==> flow/design.v <==
`timescale  1ns/1ps
module mac_manual #(
    parameter DATA_WIDTH = 16
)(
    input clk, ce, rst,
    input [DATA_WIDTH-1:0] a, b, 
    input [DATA_WIDTH-1:0] tmp,
    output reg [DATA_WIDTH-1:0] data_out
); 
    always @(posedge clk) begin
        if(rst) begin
            data_out <= 0;
        end
        else begin
            data_out <= (a * b) + tmp;
        end
    end
endmodule
`timescale 1ns/1ps
module shift_register #(
    parameter DATA_WIDTH = 16,
    parameter size = 3
)(
    input clk, ce, rst,
    input [DATA_WIDTH-1:0] data_in,
    output [DATA_WIDTH-1:0] data_out
);
    reg [DATA_WIDTH-1:0] tmp[size-1:0];
    generate
        genvar l;
        for (l = 0; l < size; l = l + 1) begin
            always @(posedge clk) begin
                if (rst) begin
                    tmp[l] <= 'd0;
                end
                else if (ce) begin
                    if (l == 'd0) begin
                        tmp[l] <= data_in;  
                    end
                    else begin
                        tmp[l] <= tmp[l-1];
                    end
                end
            end
        end
    assign data_out = tmp[size-1];
    endgenerate
endmodule
`timescale 1ns/1ps
module convolver #(
    parameter DATA_WIDTH = 8,
    parameter INPUT_SIZE = 28,
    parameter KERNEL_SIZE = 3,
    parameter STRIDE = 1
) (
    input clk, ce, global_rst, 
    input [DATA_WIDTH-1:0] myInput,
    input [(KERNEL_SIZE*KERNEL_SIZE)*DATA_WIDTH-1:0] weight,
    input [DATA_WIDTH-1:0] bias,
    output [DATA_WIDTH-1:0] conv_op,
    output reg valid_conv, end_conv
);
    wire [DATA_WIDTH-1:0] weight_tmp [KERNEL_SIZE*KERNEL_SIZE-1:0];
    wire [DATA_WIDTH-1:0] tmp [KERNEL_SIZE*KERNEL_SIZE+1:0];
    generate 
        genvar j;
        for (j = 0; j < KERNEL_SIZE*KERNEL_SIZE; j = j + 1) begin
            assign weight_tmp[j][DATA_WIDTH-1:0] = weight[j*DATA_WIDTH +: DATA_WIDTH];
        end
    endgenerate
    assign tmp[0] = {DATA_WIDTH{1'b0}};
    generate 
        genvar i;
        for (i = 0; i < KERNEL_SIZE*KERNEL_SIZE; i = i + 1) begin: MAC
            if ((i + 1) % KERNEL_SIZE == 0) begin
                if (i == KERNEL_SIZE*KERNEL_SIZE-1) begin
                    mac_manual #(.DATA_WIDTH(DATA_WIDTH)) mac (
                        .clk(clk),
                        .ce(ce),
                        .rst(global_rst),
                        .a(myInput),
                        .b(weight_tmp[i]),
                        .tmp(tmp[i]),
                        .data_out(tmp[i+1])
                    );
                assign conv_op = tmp[i+1] + bias;
                end else begin
                    wire [DATA_WIDTH-1:0] tmp2;
                    mac_manual #(.DATA_WIDTH(DATA_WIDTH)) mac (
                        .clk(clk),
                        .ce(ce),
                        .rst(global_rst),
                        .a(myInput),
                        .b(weight_tmp[i]),
                        .tmp(tmp[i]),
                        .data_out(tmp2)
                    );
                    shift_register #(.DATA_WIDTH(DATA_WIDTH), .size(INPUT_SIZE-KERNEL_SIZE)) sr (
                        .clk(clk),
                        .ce(ce),
                        .rst(global_rst),
                        .data_in(tmp2),
                        .data_out(tmp[i+1])
                    );
                end
            end else begin
                mac_manual #(.DATA_WIDTH(DATA_WIDTH)) mac (
                    .clk(clk),
                    .ce(ce),
                    .rst(global_rst),
                    .a(myInput),
                    .b(weight_tmp[i]),
                    .tmp(tmp[i]),
                    .data_out(tmp[i+1])
                );
            end
        end
    endgenerate
    reg [$clog2(INPUT_SIZE):0] row_counter;
    reg [$clog2(INPUT_SIZE):0] col_counter;
    reg [$clog2(INPUT_SIZE*INPUT_SIZE):0] cycle_counter;
    always @(posedge clk) begin
        if (global_rst) begin
            row_counter <= 0;
            col_counter <= 0;
            cycle_counter <= 0;
        end else if (ce) begin
            if (col_counter + STRIDE >= INPUT_SIZE) begin
                col_counter <= 0;
                if (row_counter + STRIDE >= INPUT_SIZE) begin
                    row_counter <= 0;
                end else begin
                    row_counter <= row_counter + STRIDE;
                end
            end else begin
                col_counter <= col_counter + STRIDE;
            end
            cycle_counter <= cycle_counter + 1;
        end
    end
    always @(posedge clk) begin
        if (global_rst) begin
            valid_conv <= 0;
        end else if (ce) begin
            if ((row_counter >= KERNEL_SIZE-1 && row_counter < INPUT_SIZE && 
                 (row_counter - (KERNEL_SIZE-1)) % STRIDE == 0) &&
                (col_counter >= KERNEL_SIZE-1 && col_counter < INPUT_SIZE && 
                 (col_counter - (KERNEL_SIZE-1)) % STRIDE == 0)) begin
                valid_conv <= 1;
            end else begin
                valid_conv <= 0;
            end
        end
    end
    always @(posedge clk) begin
        if (global_rst) begin
            end_conv <= 0;
        end else if (ce && cycle_counter >= INPUT_SIZE*INPUT_SIZE) begin
            end_conv <= 1;
        end else begin
            end_conv <= 0;
        end
    end
endmodule
`timescale 1ns/1ps
module relu_activation #(
    parameter DATA_WIDTH = 16
)(
    input [DATA_WIDTH-1:0] data_in,
    output [DATA_WIDTH-1:0] data_out
);
    assign data_out = (data_in[DATA_WIDTH-1] == 1) ? 0 : data_in;
endmodule
`timescale 1ns / 1ps
module comparator2 #(
    parameter DATA_WIDTH = 16,
    parameter POOL_TYPE = 1
    )(
    input ce,
    input [DATA_WIDTH-1:0] in1,
    input [DATA_WIDTH-1:0] in2,
    output [DATA_WIDTH-1:0] comp_op
    ); 
    reg [DATA_WIDTH-1:0] temp;
    assign comp_op = ce ? temp : 'd0;
    always@(*)
    begin
        if(POOL_TYPE == 0)
        begin
            temp = in1 + in2;        
        end
        else begin
            temp = (in1 > in2) ? in1 : in2;
        end
    end
endmodule
`timescale 1ns / 1ps
module max_reg #(parameter DATA_WIDTH = 16) (
    input clk,
    input ce,
    input [DATA_WIDTH-1:0] data_in,
    input rst_m,
    input master_rst,
    output reg [DATA_WIDTH-1:0] reg_op
    );
    always@(posedge clk) 
    begin
    	if(master_rst)
    		reg_op <= 0;
    	else 
        begin
            if(ce) 
            begin
		   	  if(rst_m) begin
		    	 reg_op <=0;
		      end
		      else begin
		    	 reg_op <= data_in;
			 end
		    end
		end
	end
endmodule
`timescale 1ns / 1ps
module input_mux #(
    parameter DATA_WIDTH = 8
)(
    input [DATA_WIDTH-1:0] in1,
    input [DATA_WIDTH-1:0] in2,
    input [1:0] sel,
    output [DATA_WIDTH-1:0] op
    );
    assign op = (sel == 2'b01) ? in1 : ((sel == 2'b00) ? in2: 0);
endmodule
`timescale 1ns / 1ps
module control_logic2 #(
    parameter INPUT_SIZE = 9'h004,    
    parameter POOL_SIZE = 9'h002     
)(
    input clk,             
    input master_rst,       
    input ce,            
    output reg [1:0] sel, 
    output reg rst_m,     
    output reg op_en,      
    output reg load_sr,    
    output reg global_rst,  
    output reg end_op       
);
    integer row_count;
    integer col_count;
    integer count;
    integer nbgh_row_count;
    always @(posedge clk) begin
        if (master_rst) begin
            sel <= 2'b00;
            load_sr <= 0;
            rst_m <= 0;
            op_en <= 0;
            global_rst <= 1;
            end_op <= 0;
        end else begin
            if (((col_count + 1) % POOL_SIZE != 0) && (row_count == POOL_SIZE - 1) && 
                (col_count == POOL_SIZE * count + (POOL_SIZE - 2)) && ce) begin
                op_en <= 1;
            end else begin
                op_en <= 0;
            end
            if (ce) begin
                if ((nbgh_row_count == INPUT_SIZE / POOL_SIZE) && (count == INPUT_SIZE / POOL_SIZE - 1) &&
                    ((col_count + 1) % POOL_SIZE != 0) && (row_count == POOL_SIZE - 1) &&
                    (col_count == POOL_SIZE * count + (POOL_SIZE - 2))) begin
                    end_op <= 1;
                end
                if (((col_count + 1) % POOL_SIZE != 0) && (col_count == INPUT_SIZE - 2) && 
                    (row_count == POOL_SIZE - 1)) begin
                    global_rst <= 1;
                end else begin
                    global_rst <= 0;
                end
                if ((((col_count + 1) % POOL_SIZE == 0) && (count != INPUT_SIZE / POOL_SIZE - 1) && 
                    (row_count != POOL_SIZE - 1)) || ((col_count == INPUT_SIZE - 1) && 
                    (row_count == POOL_SIZE - 1))) begin
                    rst_m <= 1;
                end else begin
                    rst_m <= 0;
                end
                if (((col_count + 1) % POOL_SIZE != 0) && (col_count == INPUT_SIZE - 2) && 
                    (row_count == POOL_SIZE - 1)) begin
                    sel <= 2'b10;
                end else if ((((col_count) % POOL_SIZE == 0) && (count == INPUT_SIZE / POOL_SIZE - 1) && 
                            (row_count != POOL_SIZE - 1)) || 
                           (((col_count) % POOL_SIZE == 0) && (count != INPUT_SIZE / POOL_SIZE - 1) && 
                            (row_count == POOL_SIZE - 1))) begin
                    sel <= 2'b01;
                end else begin
                    sel <= 2'b00;
                end
                if ((((col_count + 1) % POOL_SIZE == 0) && (count == INPUT_SIZE / POOL_SIZE - 1)) || 
                    (((col_count + 1) % POOL_SIZE == 0) && (count != INPUT_SIZE / POOL_SIZE - 1))) begin
                    load_sr <= 1;
                end else begin
                    load_sr <= 0;
                end
            end
        end
    end
    always @(posedge clk) begin
        if (master_rst) begin
            row_count <= 0;
            col_count <= 32'hffffffff;
            count <= 32'hffffffff;
            nbgh_row_count <= 0;
        end else if (ce) begin
            if (global_rst) begin
                row_count <= 0;
                col_count <= 0;
                count <= 0;
                nbgh_row_count <= nbgh_row_count + 1;
            end else begin
                if (((col_count + 1) % POOL_SIZE == 0) && (count == INPUT_SIZE / POOL_SIZE - 1) && 
                    (row_count != POOL_SIZE - 1)) begin
                    col_count <= 0;
                    row_count <= row_count + 1;
                    count <= 0;
                end else begin
                    col_count <= col_count + 1;
                    if (((col_count + 1) % POOL_SIZE == 0) && (count != INPUT_SIZE / POOL_SIZE - 1)) begin
                        count <= count + 1;
                    end
                end
            end
        end
    end
endmodule
`timescale 1ns / 1ps
module pooler #(
    parameter INPUT_SIZE = 9'h004,               
    parameter POOL_SIZE = 9'h002,                
    parameter DATA_WIDTH = 16,                   
    parameter POOL_TYPE = 1                      
)(
    input clk,                                   
    input ce,                                    
    input master_rst,                            
    input [DATA_WIDTH-1:0] data_in,             
    output [DATA_WIDTH-1:0] data_out,           
    output valid_op,                             
    output end_op                                
);
    wire rst_m;                               
    wire load_sr;                              
    wire global_rst;                            
    wire [1:0] sel;                            
    wire [DATA_WIDTH-1:0] comp_op;              
    wire [DATA_WIDTH-1:0] sr_op;                
    wire [DATA_WIDTH-1:0] max_reg_op;            
    wire [DATA_WIDTH-1:0] div_op;               
    wire [DATA_WIDTH-1:0] mux_out;             
    control_logic2 #(.INPUT_SIZE(INPUT_SIZE), .POOL_SIZE(POOL_SIZE)) control_logic_inst (
        .clk(clk),
        .master_rst(master_rst),
        .ce(ce),
        .sel(sel),
        .rst_m(rst_m),
        .op_en(valid_op),
        .load_sr(load_sr),
        .global_rst(global_rst),
        .end_op(end_op)
    );
    comparator2 #(
        .DATA_WIDTH(DATA_WIDTH),
        .POOL_TYPE(POOL_TYPE)
    ) comparator_inst (
        .ce(ce),
        .in1(data_in),
        .in2(mux_out),
        .comp_op(comp_op)
    );
    max_reg #(
        .DATA_WIDTH(DATA_WIDTH)
    ) max_reg_inst (
        .clk(clk),
        .ce(ce),
        .data_in(comp_op),
        .rst_m(rst_m),
        .master_rst(master_rst),
        .reg_op(max_reg_op)
    );
    shift_register #(
        .DATA_WIDTH(DATA_WIDTH),
        .size(INPUT_SIZE / POOL_SIZE)
    ) shift_register_inst (
        .clk(clk),
        .ce(load_sr),
        .rst(global_rst && master_rst),
        .data_in(comp_op),
        .data_out(sr_op)
    );
    input_mux #(
        .DATA_WIDTH(DATA_WIDTH)
    ) mux_inst (
        .in1(sr_op),           
        .in2(max_reg_op),     
        .sel(sel),             
        .op(mux_out)      
    );
    assign div_op = max_reg_op / (POOL_SIZE * POOL_SIZE);
    assign data_out = POOL_TYPE ? max_reg_op : div_op;
endmodule
`timescale 1ns/1ps
module layer #(
    parameter DATA_WIDTH = 8,                  
    parameter INPUT_SIZE = 28,                  
    parameter KERNEL_SIZE = 3,                
    parameter POOL_SIZE = 2,                    
    parameter STRIDE = 1,                          
    parameter ACTIVATION_TYPE = 1'b1,        
    parameter POOL_TYPE = 1'b1                     
)(
    input clk, global_rst, ce,
    input [DATA_WIDTH-1:0] myInput,
    input [KERNEL_SIZE*KERNEL_SIZE*DATA_WIDTH-1:0] weight,
    input [DATA_WIDTH-1:0] bias,
    output [DATA_WIDTH-1:0] data_out,
    output valid_op, 
    output end_op
);
    wire[DATA_WIDTH-1:0] conv_op;
    wire [DATA_WIDTH-1:0] act_op;
    wire valid_conv, end_conv;
    wire valid_pooling;
    assign valid_pooling = valid_conv && (!end_conv);
    convolver #(
        .DATA_WIDTH(DATA_WIDTH), 
        .INPUT_SIZE(INPUT_SIZE), 
        .KERNEL_SIZE(KERNEL_SIZE), 
        .STRIDE(STRIDE)
    ) conv(
        .clk(clk),
        .ce(ce),
        .global_rst(global_rst),
        .myInput(myInput),
        .weight(weight),
        .bias(bias),
        .conv_op(conv_op),
        .valid_conv(valid_conv),
        .end_conv(end_conv)
    );
    relu_activation #(.DATA_WIDTH(DATA_WIDTH)) relu_act(
        .data_in(conv_op),
        .data_out(act_op)
    );
    pooler #(
        .INPUT_SIZE(INPUT_SIZE-KERNEL_SIZE+1),
        .POOL_SIZE(POOL_SIZE), 
        .DATA_WIDTH(DATA_WIDTH), 
        .POOL_TYPE(POOL_TYPE)
    ) max_pooling(
        .clk(clk),
        .ce(valid_pooling),
        .master_rst(global_rst),
        .data_in(act_op),
        .data_out(data_out),
        .valid_op(valid_op),
        .end_op(end_op)
    );
endmodule
From RTL to reports: layer
What the tools print for layer, step after step.
Lines are those of the file above, counted from 1.
Operators carry their Yosys type and port widths (W data, S select, Z words).
Library cell names are shortened.
The mark n/a stands for no value.
Inputs
  top module: layer
  clock input: clk
  standard-cell library: sky130hd
  timing corner: tt_025C_1v80

Elaborated design
Source: Yosys, flattened and elaborated. Widths are those after wreduce. Registers that Yosys merges into a memory's read port (data or address) are not register bits. Print and check cells do not count. Equal cells are merged and count once.
Bit counts
  bits in registers: 744
  bits of input ports: 91
  output and inout port bits: 10
  elaborated cells: 194
Cells by class
  $add $sub $neg: 16
  multiply operators: 9
  magnitude comparators: 8
  equality and inequality tests: 9
  muxes and demuxes: 23
  bitwise operators: 2
  reductions and logical operators: 39
Operators with widths (number)
  $mul A8 B8 Y8: 9
  $mux W32: 7
  $add A32 B2 Y32 const B: 4
  $add A8 B8 Y8: 9
  $eq A32 B5 Y1 const B: 2
  $eq A32 B6 Y1 const B: 2
  $logic_not A32 Y1: 2
  $mux W8: 5
  $eq A32 B2 Y1 const B: 1
  $ne A32 B2 Y1 const B: 1
  $eq A32 B32 Y1: 1
  $ge A32 B5 Y1 const B: 1
  $ne A32 B5 Y1 const B: 1
  $reduce_bool A32 Y1: 1
  $logic_and A1 B1 Y1: 24
  $add A6 B1 Y7 const B: 2
  $ge A6 B2 Y1 const B: 2
  $lt A6 B5 Y1 const B: 2
  $mux W6: 2
  $add A11 B1 Y11 const B: 1
  $ge A11 B10 Y1 const B: 1
  $reduce_and A2 Y1: 5
  $gt A7 B8 Y1: 1
  $ge A7 B5 Y1 const B: 1
  $mux W7: 1
  $mux W1: 7
  $logic_or A1 B1 Y1: 3
  $reduce_bool A3 Y1: 1
Other operator kinds: 6; their cells: 7.

Logic depth
Depth = most cells in a row (Yosys ltp): at word level without a register or memory, in the mapped netlist without a sequential cell, where the memories' decode and read muxes count.
Depth
  word-level depth: 7
  ABC_AREA: 0
  gate-level depth with buffers: 20

Netlist
Yosys stat after the flow's synthesis: flattened, memories mapped to cells. It holds for the ABC_AREA given above (unset counts as 0); a run with the other value may have another netlist.
The area totals of this step are shown rounded.
Synthesis totals
  mapped cells: 4086
  mapped area: 38000 um2
  flip-flops: 744
Cell types
  dfxtp_1: number 744, total area 1.49E+04 um2
  mux2i_1: number 502, total area 5.02E+03 um2
  fa_1: number 157, total area 3.14E+03 um2
  nor2_1: number 645, total area 2.42E+03 um2
  ha_1: number 180, total area 2252.16 um2
  xnor2_1: number 164, total area 1.44E+03 um2
  inv_1: number 342, total area 1.28E+03 um2
  xor2_1: number 130, total area 1.14E+03 um2
  nand2_1: number 285, total area 1.07E+03 um2
  and2_1: number 137, total area 857.072 um2
  clkbuf_1: number 153, total area 574.301 um2
  o21ai_0: number 89, total area 445.427 um2
  a21oi_1: number 69, total area 345.331 um2
  nand4_1: number 47, total area 294.032 um2
  nor2b_1: number 47, total area 294.032 um2
  nor4_1: number 44, total area 275.264 um2
  nand3_1: number 53, total area 265.254 um2
  buf_1: number 53, total area 198.941 um2
Other cell types: 59; their cells: 245.
The figures by module come from a second, unflattened synthesis with its own total; it is not the netlist above.
Second synthesis, totals
  cell total of the unflattened synthesis: 4076
  area (unflattened synthesis): 39000 um2
Each row is one instance without its submodules.
Modules
  shift_register: times used 2, cells 644, area 7200 um2, sequential area 4000 um2
  mac_manual (DATA_WIDTH=8): times used 9, cells 141, area 1300 um2, sequential area 160 um2
  control_logic2: times used 1, cells 893, area 7400 um2, sequential area 2700 um2
  shift_register: times used 1, cells 336, area 3700 um2, sequential area 2100 um2
  convolver: times used 1, cells 185, area 1600 um2, sequential area 500 um2
  max_reg (DATA_WIDTH=8): times used 1, cells 34, area 340 um2, sequential area 160 um2
  comparator2: times used 1, cells 42, area 330 um2, sequential area 0.0 um2
  input_mux (DATA_WIDTH=8): times used 1, cells 18, area 130 um2, sequential area 0.0 um2
  relu_activation (DATA_WIDTH=8): times used 1, cells 9, area 55 um2, sequential area 0.0 um2
  layer: times used 1, cells 1, area 14 um2, sequential area 0.0 um2
  pooler: times used 1, cells 1, area 6.3 um2, sequential area 0.0 um2

Worst setup path after synthesis
Path of least setup slack by OpenSTA after synthesis, without wires, with an ideal clock, recovery checks aside; 20% of the period is set as input and as output delay. Where synthesis merged equal registers, the netlist keeps one of their names.
Timing post-synthesis
  path type: in2reg
  from: in myInput[3]
  to: reg conv.MAC[8].genblk1.genblk1.mac.data_out[7]
  clock period: 5.0 ns
  setup time: 0.128 ns
  launch time at the first pin: 1.000 ns
  data arrival time: 4.862 ns
  required time: 4.872 ns
  slack: 0.011 ns
  path delay: 3.990 ns
  driving pins on the path: 17
  path buffers: 3
  synthesis period reached: 4.989 ns
"path delay" is the arrival time less input delay plus setup time.
"driving pins on the path" counts driving pins, that of a launching flip-flop among them; a cell with two outputs on the path counts twice.
"synthesis period reached" is the clock period less the worst setup slack; recovery checks do not enter. This is arithmetic on one report: input and output delays are still those of the set period (20% each).
Between the ends stands the longest chain of elaborated cells between them, by number of cells; it is not shown to be the way that was timed. Of several equally long chains one is given.
A line is the first line of the expression or statement that the cell stems from. Yosys adds cells for indexed reads and writes and turns some case tables into memories.
On the way, post-synthesis
  path through: clkbuf_1 clkbuf_1 clkbuf_1 nand2_1 fa_1 inv_1 fa_1 ha_1 inv_1 fa_1 inv_1 fa_1 a21o_1 a21oi_1 xnor2_1 xnor2_1 nor2_1
  cells in the longest elaborated chain: 2
RTL lines, path post-synthesis
  start, declared: RTL line 422  | input [DATA_WIDTH-1:0] myInput,
  $mul A8 B8 Y8: RTL line 15  | data_out <= (a * b) + tmp;
  $add A8 B8 Y8: RTL line 15
  end, assigned: RTL line 12  | data_out <= 0;
  end, assigned: RTL line 15
  end, declared: RTL line 8  | output reg [DATA_WIDTH-1:0] data_out

Path in the finished layout
From the final timing report of run 1: the path of least setup slack in the routed layout; clock arrival at registers is part of the times.
Timing after layout
  path type: in2reg
  from: in myInput[4]
  to: reg conv.MAC[2].genblk1.genblk1.mac.data_out[7]
  clock period: 5.5 ns
  setup time: 0.13 ns
  launch time at the first pin: 1.10 ns
  data arrival time: 5.05 ns
  required time: 6.03 ns
  slack: 0.97 ns
  driving pins on the path: 16
  path buffers: 2
Between the ends stands the longest chain of elaborated cells between them, by number of cells; it is not shown to be the way that was timed. Of several equally long chains one is given.
On the way, after layout
  path through: clkdlybuf4s50_1 buf_12 nand2_1 fa_1 fa_1 inv_1 ha_1 inv_1 fa_1 inv_1 fa_1 a21o_1 a21oi_1 xnor2_1 xnor2_1 nor2_1
  cells in the longest elaborated chain: 2
RTL lines, path after layout
  start, declared: RTL line 422  | input [DATA_WIDTH-1:0] myInput,
  $mul A8 B8 Y8: RTL line 15  | data_out <= (a * b) + tmp;
  $add A8 B8 Y8: RTL line 15
  end, assigned: RTL line 12  | data_out <= 0;
  end, assigned: RTL line 15
  end, declared: RTL line 8  | output reg [DATA_WIDTH-1:0] data_out

FLOW RESULTS
============

layer through Yosys and OpenROAD on sky130hd: 4 stored runs, unordered, with their settings and measured results. The constraints put input and output delay at 20% of the set period each and load the outputs with 0.01 pF.
"clock period reached" = clock period - worst setup slack. The figure is calculated, with input and output delays left at 20% of the set period.
"time used up by the worst setup path" = time allowed to the worst setup path (clock period - input delay - output delay, where it has them) - its slack; a late launch clock adds to it, a late capture clock takes from it.
Results are given in rounded form.

==> run 1: settings <==
{ "ABC_AREA": 0, "CELL_PAD_IN_SITES_DETAIL_PLACEMENT": 0, "CELL_PAD_IN_SITES_GLOBAL_PLACEMENT": 2, "CORE_ASPECT_RATIO": 1.88, "CORE_MARGIN": 6, "CORE_UTILIZATION": 21, "CTS_CLUSTER_SIZE": 36, "GPL_TIMING_DRIVEN": 1, "HOLD_SLACK_MARGIN": 0.3, "MAX_ROUTING_LAYER": "met4", "MIN_ROUTING_LAYER": "met1", "PLACE_DENSITY_LB_ADDON": 0.28, "SETUP_SLACK_MARGIN": 0.68, "SLEW_MARGIN": 25, "TNS_END_PERCENT": 30, "period_ns": 5.5, "CAP_MARGIN": 20 }
==> run 1: results <==
sum of negative setup slack: 0.000 ns
post-synthesis cell area: 38000 um2
setup slack of the worst path: 0.97 ns
worst hold slack in the final report: 0.46 ns
time used up by the worst setup path: 3.43 ns
worst path kind: in2reg
die outline area: 190000 um2
post-route utilization: 25 %
clock period reached: 4.526 ns

==> run 2: settings <==
{ "ABC_AREA": 0, "CELL_PAD_IN_SITES_DETAIL_PLACEMENT": 0, "CELL_PAD_IN_SITES_GLOBAL_PLACEMENT": 2, "CORE_UTILIZATION": 21, "CTS_CLUSTER_SIZE": 36, "GPL_TIMING_DRIVEN": 1, "MAX_ROUTING_LAYER": "met5", "MIN_ROUTING_LAYER": "met1", "PLACE_DENSITY_LB_ADDON": 0.28, "SETUP_SLACK_MARGIN": 0.68, "SLEW_MARGIN": 15, "period_ns": 5.5, "CAP_MARGIN": 20, "CORE_MARGIN": 2 }
==> run 2: results <==
clock period reached: 4.449 ns
setup slack of the worst path: 1.1 ns
worst hold slack in the final report: 0.46 ns
die outline area: 190000 um2
post-synthesis cell area: 38000 um2
sum of negative setup slack: 0.000 ns
post-route utilization: 25 %
time used up by the worst setup path: 3.35 ns
worst path kind: in2reg

==> run 3: settings <==
{ "ABC_AREA": 1, "CAP_MARGIN": 5, "CELL_PAD_IN_SITES_DETAIL_PLACEMENT": 1, "CELL_PAD_IN_SITES_GLOBAL_PLACEMENT": 2, "CORE_MARGIN": 4, "CORE_UTILIZATION": 39, "CTS_CLUSTER_DIAMETER": 229, "CTS_CLUSTER_SIZE": 54, "HOLD_SLACK_MARGIN": 0.21, "MIN_ROUTING_LAYER": "met1", "PLACE_DENSITY_LB_ADDON": 0.12, "SETUP_SLACK_MARGIN": 0.12, "SLEW_MARGIN": 25, "period_ns": 5.0 }
==> run 3: results <==
time used up by the worst setup path: 3.47 ns
worst path kind: in2reg
post-synthesis cell area: 40000 um2
clock period reached: 4.466 ns
worst hold slack in the final report: 0.44 ns
post-route utilization: 42 %
setup slack of the worst path: 0.53 ns
sum of negative setup slack: 0.000 ns
die outline area: 110000 um2

==> run 4: settings <==
{ "CAP_MARGIN": 10, "CORE_UTILIZATION": 43, "CTS_CLUSTER_DIAMETER": 321, "GPL_TIMING_DRIVEN": 0, "MAX_ROUTING_LAYER": "met5", "PLACE_DENSITY_LB_ADDON": 0.17, "SLEW_MARGIN": 15, "TNS_END_PERCENT": 70, "period_ns": 4.47, "CORE_MARGIN": 2 }
==> run 4: results <==
post-route utilization: 49 %
time used up by the worst setup path: 3.49 ns
worst path kind: in2reg
setup slack of the worst path: 0.082 ns
clock period reached: 4.388 ns
die outline area: 91000 um2
post-synthesis cell area: 38000 um2
worst hold slack in the final report: 0.47 ns
sum of negative setup slack: 0.000 ns
